==> flow/design.v <==
`timescale 1 ns / 100 ps
module sign_ext_16_32(d, q);
	input [15:0] d;
	output [31:0] q;
	assign q = { {16{d[15]}}, d};
endmodule
`timescale 1ns/1ps
module alu(alucont, rd1, rd2, res, zero);
	input [3:0] alucont;
	input [31:0] rd1;
	input [31:0] rd2;
	output reg [31:0] res;
	output wire zero;
	localparam AND 	= 4'b0000;
	localparam OR 	= 4'b0001;
	localparam ADD 	= 4'b0010;
	localparam SUB 	= 4'b0110;
	localparam SLT 	= 4'b0111;
	localparam NOR 	= 4'b1100;
	always @(*) begin
		case(alucont)
			AND		: begin
				res = rd1 & rd2;
			end
			OR 		: begin
				res = rd1 | rd2;
			end
			ADD 	: begin
				res = rd1 + rd2;
			end
			SUB 	: begin
				res = rd1 - rd2;
			end
			SLT 	: begin
				res = (rd1 < rd2) ? 1 : 0;
			end
			NOR 	: begin
				res = ~(rd1 | rd2);
			end
			default	: begin
				res = 32'b0;
			end
		endcase
	end
	assign zero = ~(|res);
endmodule
`timescale 1ns/1ns
module register_file(clk, ra1, ra2, wa, wd, rd1, rd2, regwrite);
	input clk;
	input [4:0] ra1;
	input [4:0] ra2;
	input [4:0] wa;
	input [31:0] wd;
	output reg [31:0] rd1;
	output reg [31:0] rd2;
	input regwrite;
	reg [31:0] memory [1:31];
	always @(*) begin
		rd1 = (ra1 == 5'd0) ? 32'b0 : memory[ra1];
		rd2 = (ra2 == 5'd0) ? 32'b0 : memory[ra2];
	end
	always @(posedge clk) begin
		if(regwrite && (wa != 5'd0))
			memory[wa] <= wd;	
	end
endmodule
`timescale 1ns/1ns
module single_cycle_mips_32(clk, rst, imem_addr, imem_rdata, dmem_addr,
	dmem_wdata, dmem_we, dmem_rdata);
	input clk;
	input rst;
	output [31:0] imem_addr;
	input [31:0] imem_rdata;
	output [31:0] dmem_addr;
	output [31:0] dmem_wdata;
	output dmem_we;
	input [31:0] dmem_rdata;
	localparam R_TYPE 		= 6'b000000;
	localparam LOAD_WORD 	= 6'b100011;
	localparam STORE_WORD 	= 6'b101011;
	localparam BRANCH_EQ	= 6'b000100;
	localparam JUMP 		= 6'b000010;
	reg RegDst;
	reg Branch;
	reg MemRead;
	reg MemToReg;
	reg [1:0] AluOP;
	reg MemWrite;
	reg ALUSrc;
	reg RegWrite;
	reg Jump;
	wire [31:0] instruction;
	always @(*) begin
		case(instruction[31:26])
			R_TYPE 	: begin
				RegDst <= 1'b1;
				ALUSrc <= 1'b0;
				MemToReg <= 1'b0;
				RegWrite <= 1'b1;
				MemRead <= 1'b0;
				MemWrite <= 1'b0;
				Branch <= 1'b0;
				AluOP <= 2'b10;
				Jump <= 1'b0;
			end
			LOAD_WORD 	: begin
				RegDst <= 1'b0;
				ALUSrc <= 1'b1;
				MemToReg <= 1'b1;
				RegWrite <= 1'b1;
				MemRead <= 1'b1;
				MemWrite <= 1'b0;
				Branch <= 1'b0;
				AluOP <= 2'b00;
				Jump <= 1'b0;
			end
			STORE_WORD 	: begin
				RegDst <= 1'b0;
				ALUSrc <= 1'b1;
				MemToReg <= 1'b0;
				RegWrite <= 1'b0;
				MemRead <= 1'b0;
				MemWrite <= 1'b1; 
				Branch <= 1'b0;
				AluOP <= 2'b00;
				Jump <= 1'b0;
			end
			BRANCH_EQ 	: begin
				RegDst <= 1'b0;
				ALUSrc <= 1'b0;
				MemToReg <= 1'b0;
				RegWrite <= 1'b0;
				MemRead <= 1'b0;
				MemWrite <= 1'b0;
				Branch = 1'b1;
				AluOP <= 2'b01;
				Jump <= 1'b0;
			end
			JUMP 	: begin
				RegDst <= 1'b0;
				ALUSrc <= 1'b0;
				MemToReg <= 1'b0;
				RegWrite <= 1'b0;
				MemRead <= 1'b0;
				MemWrite <= 1'b0;
				Branch = 1'b0;
				AluOP <= 2'b00;
				Jump <= 1'b1;
			end
			default begin
				RegDst <= 1'b0;
				ALUSrc <= 1'b0;
				MemToReg <= 1'b0;
				RegWrite <= 1'b0;
				MemRead <= 1'b0;
				MemWrite <= 1'b0;
				Branch = 1'b0;
				AluOP <= 2'b00;
				Jump <= 1'b0;
			end
		endcase
	end
	wire [31:0] next_instruction;
	reg [31:0] program_counter;
	always @(posedge clk or posedge rst) begin
		if (rst) begin
			program_counter <= 32'b0;
		end
		else begin
			program_counter <= next_instruction;	
		end
	end
	wire [31:0] program_counter_plus_4;
	assign program_counter_plus_4 = program_counter + 4;
	assign imem_addr = program_counter;
	assign instruction = imem_rdata;
	wire [4:0] write_address;
	assign write_address = RegDst ? instruction[15:11] : instruction[20:16];
	wire [31:0] write_data;
	wire [31:0] read_data_1;
	wire [31:0] read_data_2;
	register_file reg_file(
		.clk(clk),
		.ra1(instruction[25:21]),
		.ra2(instruction[20:16]),
		.wa(write_address),
		.wd(write_data),
		.rd1(read_data_1),
		.rd2(read_data_2),
		.regwrite(RegWrite)
		);
	wire [31:0] sign_extended_immediate_16;
	sign_ext_16_32 sign_ext(
		.d(instruction[15:0]),
		.q(sign_extended_immediate_16)
		);
	reg [3:0] alu_control;
	localparam AND 	= 4'b0000;
	localparam OR 	= 4'b0001;
	localparam ADD 	= 4'b0010;
	localparam SUB 	= 4'b0110;
	localparam SLT 	= 4'b0111;
	localparam NOR 	= 4'b1100;
	wire [5:0] funct_control;
	assign funct_control = instruction[5:0];
	always @(*) begin
		if (~AluOP[1] && ~AluOP[0]) begin
			alu_control <= ADD;
		end
		else if (AluOP[0]) begin
			alu_control <= SUB;
		end
		else if(AluOP[1]) begin
			if(funct_control[3:0] == 4'b0000)
				alu_control <= ADD;
			else if(funct_control[3:0] == 4'b0010)
				alu_control <= SUB;
			else if(funct_control[3:0] == 4'b0100)
				alu_control <= AND;
			else if(funct_control[3:0] == 4'b0101)
				alu_control <= OR;
			else if(funct_control[3:0] == 4'b1010)
				alu_control <= SLT;
			else if(funct_control[3:0] == 4'b0111)
				alu_control <= NOR;
			else
				alu_control <= 4'b0000;
		end
		else
			alu_control <= 4'b0000;
	end
	wire [31:0] alu_input_1;
	wire [31:0] alu_input_2;
	wire [31:0] alu_result;
	wire alu_zero;
	assign alu_input_1 = read_data_1;
	assign alu_input_2 = ALUSrc ? sign_extended_immediate_16 : read_data_2;
	alu alu(
		.alucont(alu_control),
		.rd1(alu_input_1),
		.rd2(alu_input_2),
		.res(alu_result),
		.zero(alu_zero)
		);
	wire [31:0] address_calc;
	wire [31:0] immediate_shift_left_2;
	wire PCSrc;
	wire [31:0] pre_jump_inst;
	wire [31:0] jump_address;
	assign jump_address = {program_counter_plus_4[31:28], instruction[25:0], 2'b0};
	assign PCSrc = Branch & alu_zero;
	assign immediate_shift_left_2 = {sign_extended_immediate_16[29:0], 2'b0};
	assign address_calc = program_counter_plus_4 + immediate_shift_left_2;
	assign pre_jump_inst = PCSrc ? address_calc : program_counter_plus_4;
	assign next_instruction = Jump ? jump_address : pre_jump_inst;
	wire [31:0] data_mem_data;
	assign dmem_addr = alu_result;
	assign dmem_wdata = read_data_2;
	assign dmem_we = MemWrite;
	assign data_mem_data = dmem_rdata;
	assign write_data = MemToReg ? data_mem_data : alu_result;
endmodule
Step by step through the tools: single_cycle_mips_32
The steps from the RTL of single_cycle_mips_32 to its reports follow in flow order.
Lines are those of the file above, counted from 1.
Cell names lack the library's common part.
{"block": "inputs", "top_module": "single_cycle_mips_32", "clock": "clk", "library": "sky130hd", "corner": "tt_025C_1v80"}

After elaboration
Yosys after proc, flatten, opt, wreduce and memory -nomap, before mapping. Enables and synchronous resets that opt folds into registers are not counted as muxes. Memory bits, and registers merged into a memory's read port (data or address), are not among the register bits. Print and check cells are not counted. Equal cells are merged and count once.
Yosys's memory passes give these memory sizes; they may raise the number of words (mostly to a power of two), join words into wider ones and drop unused or constant bits.
{"block": "op_classes", "addsub": 4, "multipliers": 0, "div_mod_pow": 0, "cmp": 1, "n_eq": 14, "n_shift": 0, "mux": 29, "n_logic": 7, "n_reduce_logical": 11}
{"block": "ops", "op": "32-bit two-way mux", "n": 7}
{"block": "ops", "op": "32-bit case mux with 6-bit select", "n": 1}
{"block": "ops", "op": "32-bit adder", "n": 2}
{"block": "ops", "op": "4-bit two-way mux", "n": 9}
{"block": "ops", "op": "32-bit by 3-bit adder with 32-bit output with constant B", "n": 1}
{"block": "ops", "op": "32-bit subtractor", "n": 1}
{"block": "ops", "op": "32-bit < comparator", "n": 1}
{"block": "ops", "op": "32-bit bitwise AND", "n": 1}
{"block": "ops", "op": "32-bit OR", "n": 1}
{"block": "ops", "op": "32-bit NOT", "n": 1}
{"block": "ops", "op": "32-bit OR reduction", "n": 1}
{"block": "ops", "op": "4-bit by 3-bit equality test with 1-bit output with constant B", "n": 5}
{"block": "ops", "op": "6-bit equality test with constant B", "n": 2}
{"block": "ops", "op": "5-bit logical NOT", "n": 2}
{"block": "ops", "op": "5-bit two-way mux", "n": 2}
{"block": "ops", "op": "1-bit two-way mux", "n": 9}
{"block": "ops", "op": "4-bit by 2-bit equality test with 1-bit output with constant B", "n": 2}
{"block": "ops", "op": "4-bit equality test with constant B", "n": 2}
{"block": "ops", "op": "4-bit logical NOT", "n": 2}
{"block": "ops", "op": "6-bit by 2-bit equality test with 1-bit output with constant B", "n": 1}
{"block": "ops", "op": "6-bit by 3-bit equality test with 1-bit output with constant B", "n": 1}
{"block": "ops", "op": "6-bit logical NOT", "n": 1}
{"block": "ops", "op": "5-bit nonzero test", "n": 1}
{"block": "ops", "op": "2-bit OR reduction", "n": 2}
{"block": "ops", "op": "4-bit by 1-bit equality test with 1-bit output with constant B", "n": 1}
{"block": "ops", "op": "2-bit case mux with 2-bit select", "n": 1}
{"block": "ops", "op": "1-bit NOT", "n": 3}
{"block": "ops", "op": "1-bit logical AND", "n": 2}
{"block": "ops", "op": "1-bit bitwise AND", "n": 1}
{"block": "bits", "ff_bits": 32, "latchBits": 0, "ram_bits": 992, "rom_bits": 0, "clocked_rd_ports_x_width": 0, "mem_count": 1, "input_bits": 66}
{"block": "mem_list", "memory": "reg_file.memory", "words": 31, "width": 32, "rd": 2, "wr": 1, "line": 57, "rtl": "reg [31:0] memory [1:31];"}

Longest topological paths
Longest topological path by Yosys (ltp), each cell counted once; first at word level (registers and memories cut), then after technology mapping (sequential cells cut; the memories' decode and read muxes count).
{"block": "depth", "word_depth": 17, "abc_area": 0, "ltp_mapped": 31}

After synthesis
Yosys stat after the flow's synthesis: flattened, memories mapped to cells. It holds for the ABC_AREA given above (unset counts as 0); a run with the other value may have another netlist.
The area totals of this step are shown rounded.
{"block": "types", "cell_type": "edfxtp_1", "n": 992, "area_total_um2": 2.98E+04}
{"block": "types", "cell_type": "mux4_2", "n": 468, "area_total_um2": 1.05E+04}
{"block": "types", "cell_type": "mux2i_1", "n": 197, "area_total_um2": 1.97E+03}
{"block": "types", "cell_type": "ha_1", "n": 126, "area_total_um2": 1.58E+03}
{"block": "types", "cell_type": "a21oi_1", "n": 242, "area_total_um2": 1.21E+03}
{"block": "types", "cell_type": "mux2_2", "n": 85, "area_total_um2": 957.168}
{"block": "types", "cell_type": "nor2_1", "n": 241, "area_total_um2": 904.618}
{"block": "types", "cell_type": "dfrtp_1", "n": 30, "area_total_um2": 750.72}
{"block": "types", "cell_type": "clkbuf_1", "n": 194, "area_total_um2": 728.198}
{"block": "types", "cell_type": "xnor2_1", "n": 69, "area_total_um2": 604.33}
{"block": "types", "cell_type": "o21ai_0", "n": 113, "area_total_um2": 565.542}
{"block": "types", "cell_type": "nand2_1", "n": 147, "area_total_um2": 551.779}
{"block": "types", "cell_type": "inv_1", "n": 122, "area_total_um2": 457.939}
{"block": "types", "cell_type": "o221ai_1", "n": 34, "area_total_um2": 297.786}
{"block": "types", "cell_type": "a221oi_1", "n": 33, "area_total_um2": 289.027}
{"block": "types", "cell_type": "a221o_1", "n": 25, "area_total_um2": 250.24}
{"block": "types", "cell_type": "a211oi_1", "n": 32, "area_total_um2": 240.23}
{"block": "types", "cell_type": "nor3_1", "n": 43, "area_total_um2": 215.206}
Other cell types: 68; their cells: 484.
{"block": "mapped", "stdcells": 3677, "area_um2": 55000, "sequential_area_um2": 31000, "ffs": 1022, "buf_cells": 263}
The figures by module come from a second, unflattened synthesis with its own total; it is not the netlist above.
{"block": "hier_totals", "hier_cells": 4042, "area_unflattened_um2": 57000}
Each row is one instance without its submodules.
{"block": "by_module", "module": "register_file", "instances": 1, "n_cells": 2601, "mod_area_um2": 46000, "seq_area_um2": 30000}
{"block": "by_module", "module": "alu", "instances": 1, "n_cells": 883, "mod_area_um2": 6000, "seq_area_um2": 0.0}
{"block": "by_module", "module": "single_cycle_mips_32", "instances": 1, "n_cells": 526, "mod_area_um2": 4300, "seq_area_um2": 750}
{"block": "by_module", "module": "sign_ext_16_32", "instances": 1, "n_cells": 32, "mod_area_um2": 240, "seq_area_um2": 0.0}

Path before layout
OpenSTA on the mapped netlist: ideal clock, no wires. The path of least setup slack (recovery checks aside). Input and output delay are each 20% of the period. Register names are those of the netlist, which keeps one name where synthesis merged equal registers.
{"block": "synth_path", "kind": "input port to output port", "startpoint": "in imem_rdata[21]", "endpoint": "out dmem_addr[24]", "tclk_ps": 12000, "in_delay_ps": 2400, "output_delay_ps": 2400, "launch_ps": 2400, "t_arrival_ps": 8191, "required_ps": 9600, "path_slack_ps": 1409, "delay_ps": 5791, "driving_pins": 23, "period_less_setup_slack_ps": 10591}
"delay_ps" = arrival - input delay + setup time.
At an output port there is no setup time.
"driving_pins" counts driving pins, that of a launching flip-flop among them; a cell with two outputs on the path counts twice.
"period_less_setup_slack_ps" is the clock period less the worst setup slack; recovery checks do not enter. This is arithmetic on one report: input and output delays are still those of the set period (20% each).
Between the ends stands the longest chain of elaborated cells between them, by number of cells; it is not shown to be the way that was timed. Of several equally long chains one is given.
A line is the first line of the expression or statement that the cell stems from. Yosys adds cells for indexed reads and writes and turns some case tables into memories.
A memory read counts as a cell of the chain, while the word-level depth stops at memories.
{"block": "synth_via", "cell_sequence": "clkbuf_1 -> clkbuf_1 -> clkbuf_1 -> clkbuf_1 -> buf_1 -> mux2i_1 -> o221ai_1 -> a221oi_1 -> nor2_1 -> nand2_1 -> inv_1 -> ha_1 -> fa_1 -> a211oi_2 -> o211ai_1 -> a32oi_1 -> nand2_1 -> a311o_1 -> nand4_1 -> a21oi_1 -> o311ai_0 -> mux2i_1 -> o2bb2ai_1", "elab_chain_len": 5, "cone_cells": 9}
{"block": "synth_rtl", "element": "start: declaration", "line": 73, "rtl": "input [31:0] imem_rdata;"}
{"block": "synth_rtl", "element": "memory read 31 x 32 bit", "line": 57, "rtl": "reg [31:0] memory [1:31];"}
{"block": "synth_rtl", "element": "32-bit two-way mux", "line": 59, "rtl": "rd1 = (ra1 == 5'd0) ? 32'b0 : memory[ra1];"}
{"block": "synth_rtl", "element": "32-bit OR", "line": 38, "rtl": "res = ~(rd1 | rd2);"}
{"block": "synth_rtl", "element": "32-bit NOT", "line": 38}
{"block": "synth_rtl", "element": "32-bit case mux with 6-bit select", "line": 21, "rtl": "case(alucont)"}
{"block": "synth_rtl", "element": "end: declaration", "line": 74, "rtl": "output [31:0] dmem_addr;"}

Timing after layout
Path of least setup slack in the final report of run 1 (OpenROAD, finished layout, wires in). Where an end is a register, its clock arrival counts in the times.
The report prints the path's times to 10 ps; the period is as set.
{"block": "layout_path", "kind": "input port to output port", "startpoint": "in imem_rdata[17]", "endpoint": "out dmem_addr[25]", "tclk_ps": 12000, "in_delay_ps": 2400, "output_delay_ps": 2400, "launch_ps": 2400, "t_arrival_ps": 8930, "required_ps": 9600, "path_slack_ps": 670, "driving_pins": 18}
Between the ends stands the longest chain of elaborated cells between them, by number of cells; it is not shown to be the way that was timed. Of several equally long chains one is given.
A memory read counts as a cell of the chain, while the word-level depth stops at memories.
{"block": "layout_via", "cell_sequence": "buf_8 -> buf_12 -> mux4_2 -> mux4_2 -> mux2i_1 -> nor3_1 -> a21oi_1 -> ha_1 -> a21oi_1 -> o21a_1 -> o21ai_0 -> a211o_1 -> nor2_1 -> o21ai_0 -> a211oi_1 -> a211oi_1 -> a31oi_1 -> clkdlybuf4s50_1", "elab_chain_len": 6, "cone_cells": 10}
{"block": "layout_rtl", "element": "start: declaration", "line": 73, "rtl": "input [31:0] imem_rdata;"}
{"block": "layout_rtl", "element": "memory read 31 x 32 bit", "line": 57, "rtl": "reg [31:0] memory [1:31];"}
{"block": "layout_rtl", "element": "32-bit two-way mux", "line": 60, "rtl": "rd2 = (ra2 == 5'd0) ? 32'b0 : memory[ra2];"}
{"block": "layout_rtl", "element": "32-bit two-way mux", "line": 237, "rtl": "assign alu_input_2 = ALUSrc ? sign_extended_immediate_16 : read_data_2;"}
{"block": "layout_rtl", "element": "32-bit OR", "line": 38, "rtl": "res = ~(rd1 | rd2);"}
{"block": "layout_rtl", "element": "32-bit NOT", "line": 38}
{"block": "layout_rtl", "element": "32-bit case mux with 6-bit select", "line": 21, "rtl": "case(alucont)"}
{"block": "layout_rtl", "element": "end: declaration", "line": 74, "rtl": "output [31:0] dmem_addr;"}

Data sheet: physical implementation of single_cycle_mips_32

Top module single_cycle_mips_32; platform sky130hd; tools Yosys and OpenROAD; 3 stored runs in no particular order. Input and output delays are each 20% of the period that was set; the output load is 0.01 pF.
"timing.achieved_period_ps": clock period set for the run, less the worst setup slack. It is reckoned from that one timing run; input and output delays stay at 20% of the period that was set.
"critical_path_time_ps" means the part of the period allowed to the worst setup path (the constraints hold back 20% at inputs and 20% at outputs) less its slack; where the path has registers, the arrival times of their clocks count too.
"critical_path_time_ps" is known to 10 ps.
Values from the reports are rounded here.

Run 1
==> flow/run.sh <==
#!/bin/bash
# the make line also repeats the synthesis and layout settings of config.mk as NAME=value (left out here)
make -C /OpenROAD-flow-scripts/flow DESIGN_CONFIG=/design/flow/config.mk WORK_HOME=/design/flow/orfs CLKGATE_MAP_FILE= finish
==> flow/config.mk <==
export PLATFORM = sky130hd
export DESIGN_NAME = single_cycle_mips_32
export DESIGN_NICKNAME = single_cycle_mips_32
export VERILOG_FILES = /design/flow/design.v
export SDC_FILE = /design/flow/constraint.sdc
export NUM_CORES = 4
export LEC_CHECK = 0
export CAP_MARGIN = 20
export CORE_MARGIN = 7
export CORE_UTILIZATION = 40
export HOLD_SLACK_MARGIN = 0.05
export SLEW_MARGIN = 20
==> flow/constraint.sdc <==
create_clock -name core_clock -period 12.0 [get_ports {clk}]
set_input_delay 2.4000 -clock core_clock [delete_from_list [all_inputs] [get_ports {clk}]]
set_output_delay 2.4000 -clock core_clock [all_outputs]
set_load 0.01 [all_outputs]

==> results of run 1, as JSON <==
{
  "synthArea_um2": 55000,
  "total_die_area_um2": 150000,
  "final_cell_area_um2": 63000,
  "ws_setup_ps": 670,
  "tns_setup_ps": 0,
  "final_hold_ws_ps": 600,
  "timing.achieved_period_ps": 11329,
  "critical_path_time_ps": 6530,
  "worstPathKind": "input port to output port"
}

Run 2
==> flow/run.sh <==
#!/bin/bash
# the make line also repeats the synthesis and layout settings of config.mk as NAME=value (left out here)
make -C /OpenROAD-flow-scripts/flow DESIGN_CONFIG=/design/flow/config.mk WORK_HOME=/design/flow/orfs CLKGATE_MAP_FILE= finish
==> flow/config.mk <==
export PLATFORM = sky130hd
export DESIGN_NAME = single_cycle_mips_32
export DESIGN_NICKNAME = single_cycle_mips_32
export VERILOG_FILES = /design/flow/design.v
export SDC_FILE = /design/flow/constraint.sdc
export NUM_CORES = 4
export LEC_CHECK = 0
export CAP_MARGIN = 20
export CELL_PAD_IN_SITES_GLOBAL_PLACEMENT = 2
export CORE_MARGIN = 2
export CORE_UTILIZATION = 56
export CTS_CLUSTER_SIZE = 87
export GPL_ROUTABILITY_DRIVEN = 1
export PLACE_DENSITY_LB_ADDON = 0.05
export SETUP_SLACK_MARGIN = -0.4
export SLEW_MARGIN = 20
==> flow/constraint.sdc <==
create_clock -name core_clock -period 17.1 [get_ports {clk}]
set_input_delay 3.4200 -clock core_clock [delete_from_list [all_inputs] [get_ports {clk}]]
set_output_delay 3.4200 -clock core_clock [all_outputs]
set_load 0.01 [all_outputs]

==> results of run 2, as JSON <==
{
  "synthArea_um2": 55000,
  "total_die_area_um2": 100000,
  "final_cell_area_um2": 62000,
  "ws_setup_ps": 2900,
  "tns_setup_ps": 0,
  "final_hold_ws_ps": 610,
  "timing.achieved_period_ps": 14155,
  "critical_path_time_ps": 7310,
  "worstPathKind": "input port to output port"
}

Run 3
==> flow/run.sh <==
#!/bin/bash
# the make line also repeats the synthesis and layout settings of config.mk as NAME=value (left out here)
make -C /OpenROAD-flow-scripts/flow DESIGN_CONFIG=/design/flow/config.mk WORK_HOME=/design/flow/orfs CLKGATE_MAP_FILE= finish
==> flow/config.mk <==
export PLATFORM = sky130hd
export DESIGN_NAME = single_cycle_mips_32
export DESIGN_NICKNAME = single_cycle_mips_32
export VERILOG_FILES = /design/flow/design.v
export SDC_FILE = /design/flow/constraint.sdc
export NUM_CORES = 4
export LEC_CHECK = 0
export CAP_MARGIN = 40
export CELL_PAD_IN_SITES_DETAIL_PLACEMENT = 2
export CELL_PAD_IN_SITES_GLOBAL_PLACEMENT = 2
export CORE_MARGIN = 2
export CORE_UTILIZATION = 40
export MIN_ROUTING_LAYER = met2
export PLACE_DENSITY_LB_ADDON = 0.04
export SLEW_MARGIN = 20
==> flow/constraint.sdc <==
create_clock -name core_clock -period 8.68 [get_ports {clk}]
set_input_delay 1.7360 -clock core_clock [delete_from_list [all_inputs] [get_ports {clk}]]
set_output_delay 1.7360 -clock core_clock [all_outputs]
set_load 0.01 [all_outputs]

==> results of run 3, as JSON <==
{
  "synthArea_um2": 55000,
  "total_die_area_um2": 140000,
  "final_cell_area_um2": 70000,
  "ws_setup_ps": 18,
  "tns_setup_ps": 0,
  "final_hold_ws_ps": 600,
  "timing.achieved_period_ps": 8662,
  "critical_path_time_ps": 5190,
  "worstPathKind": "input port to output port"
}
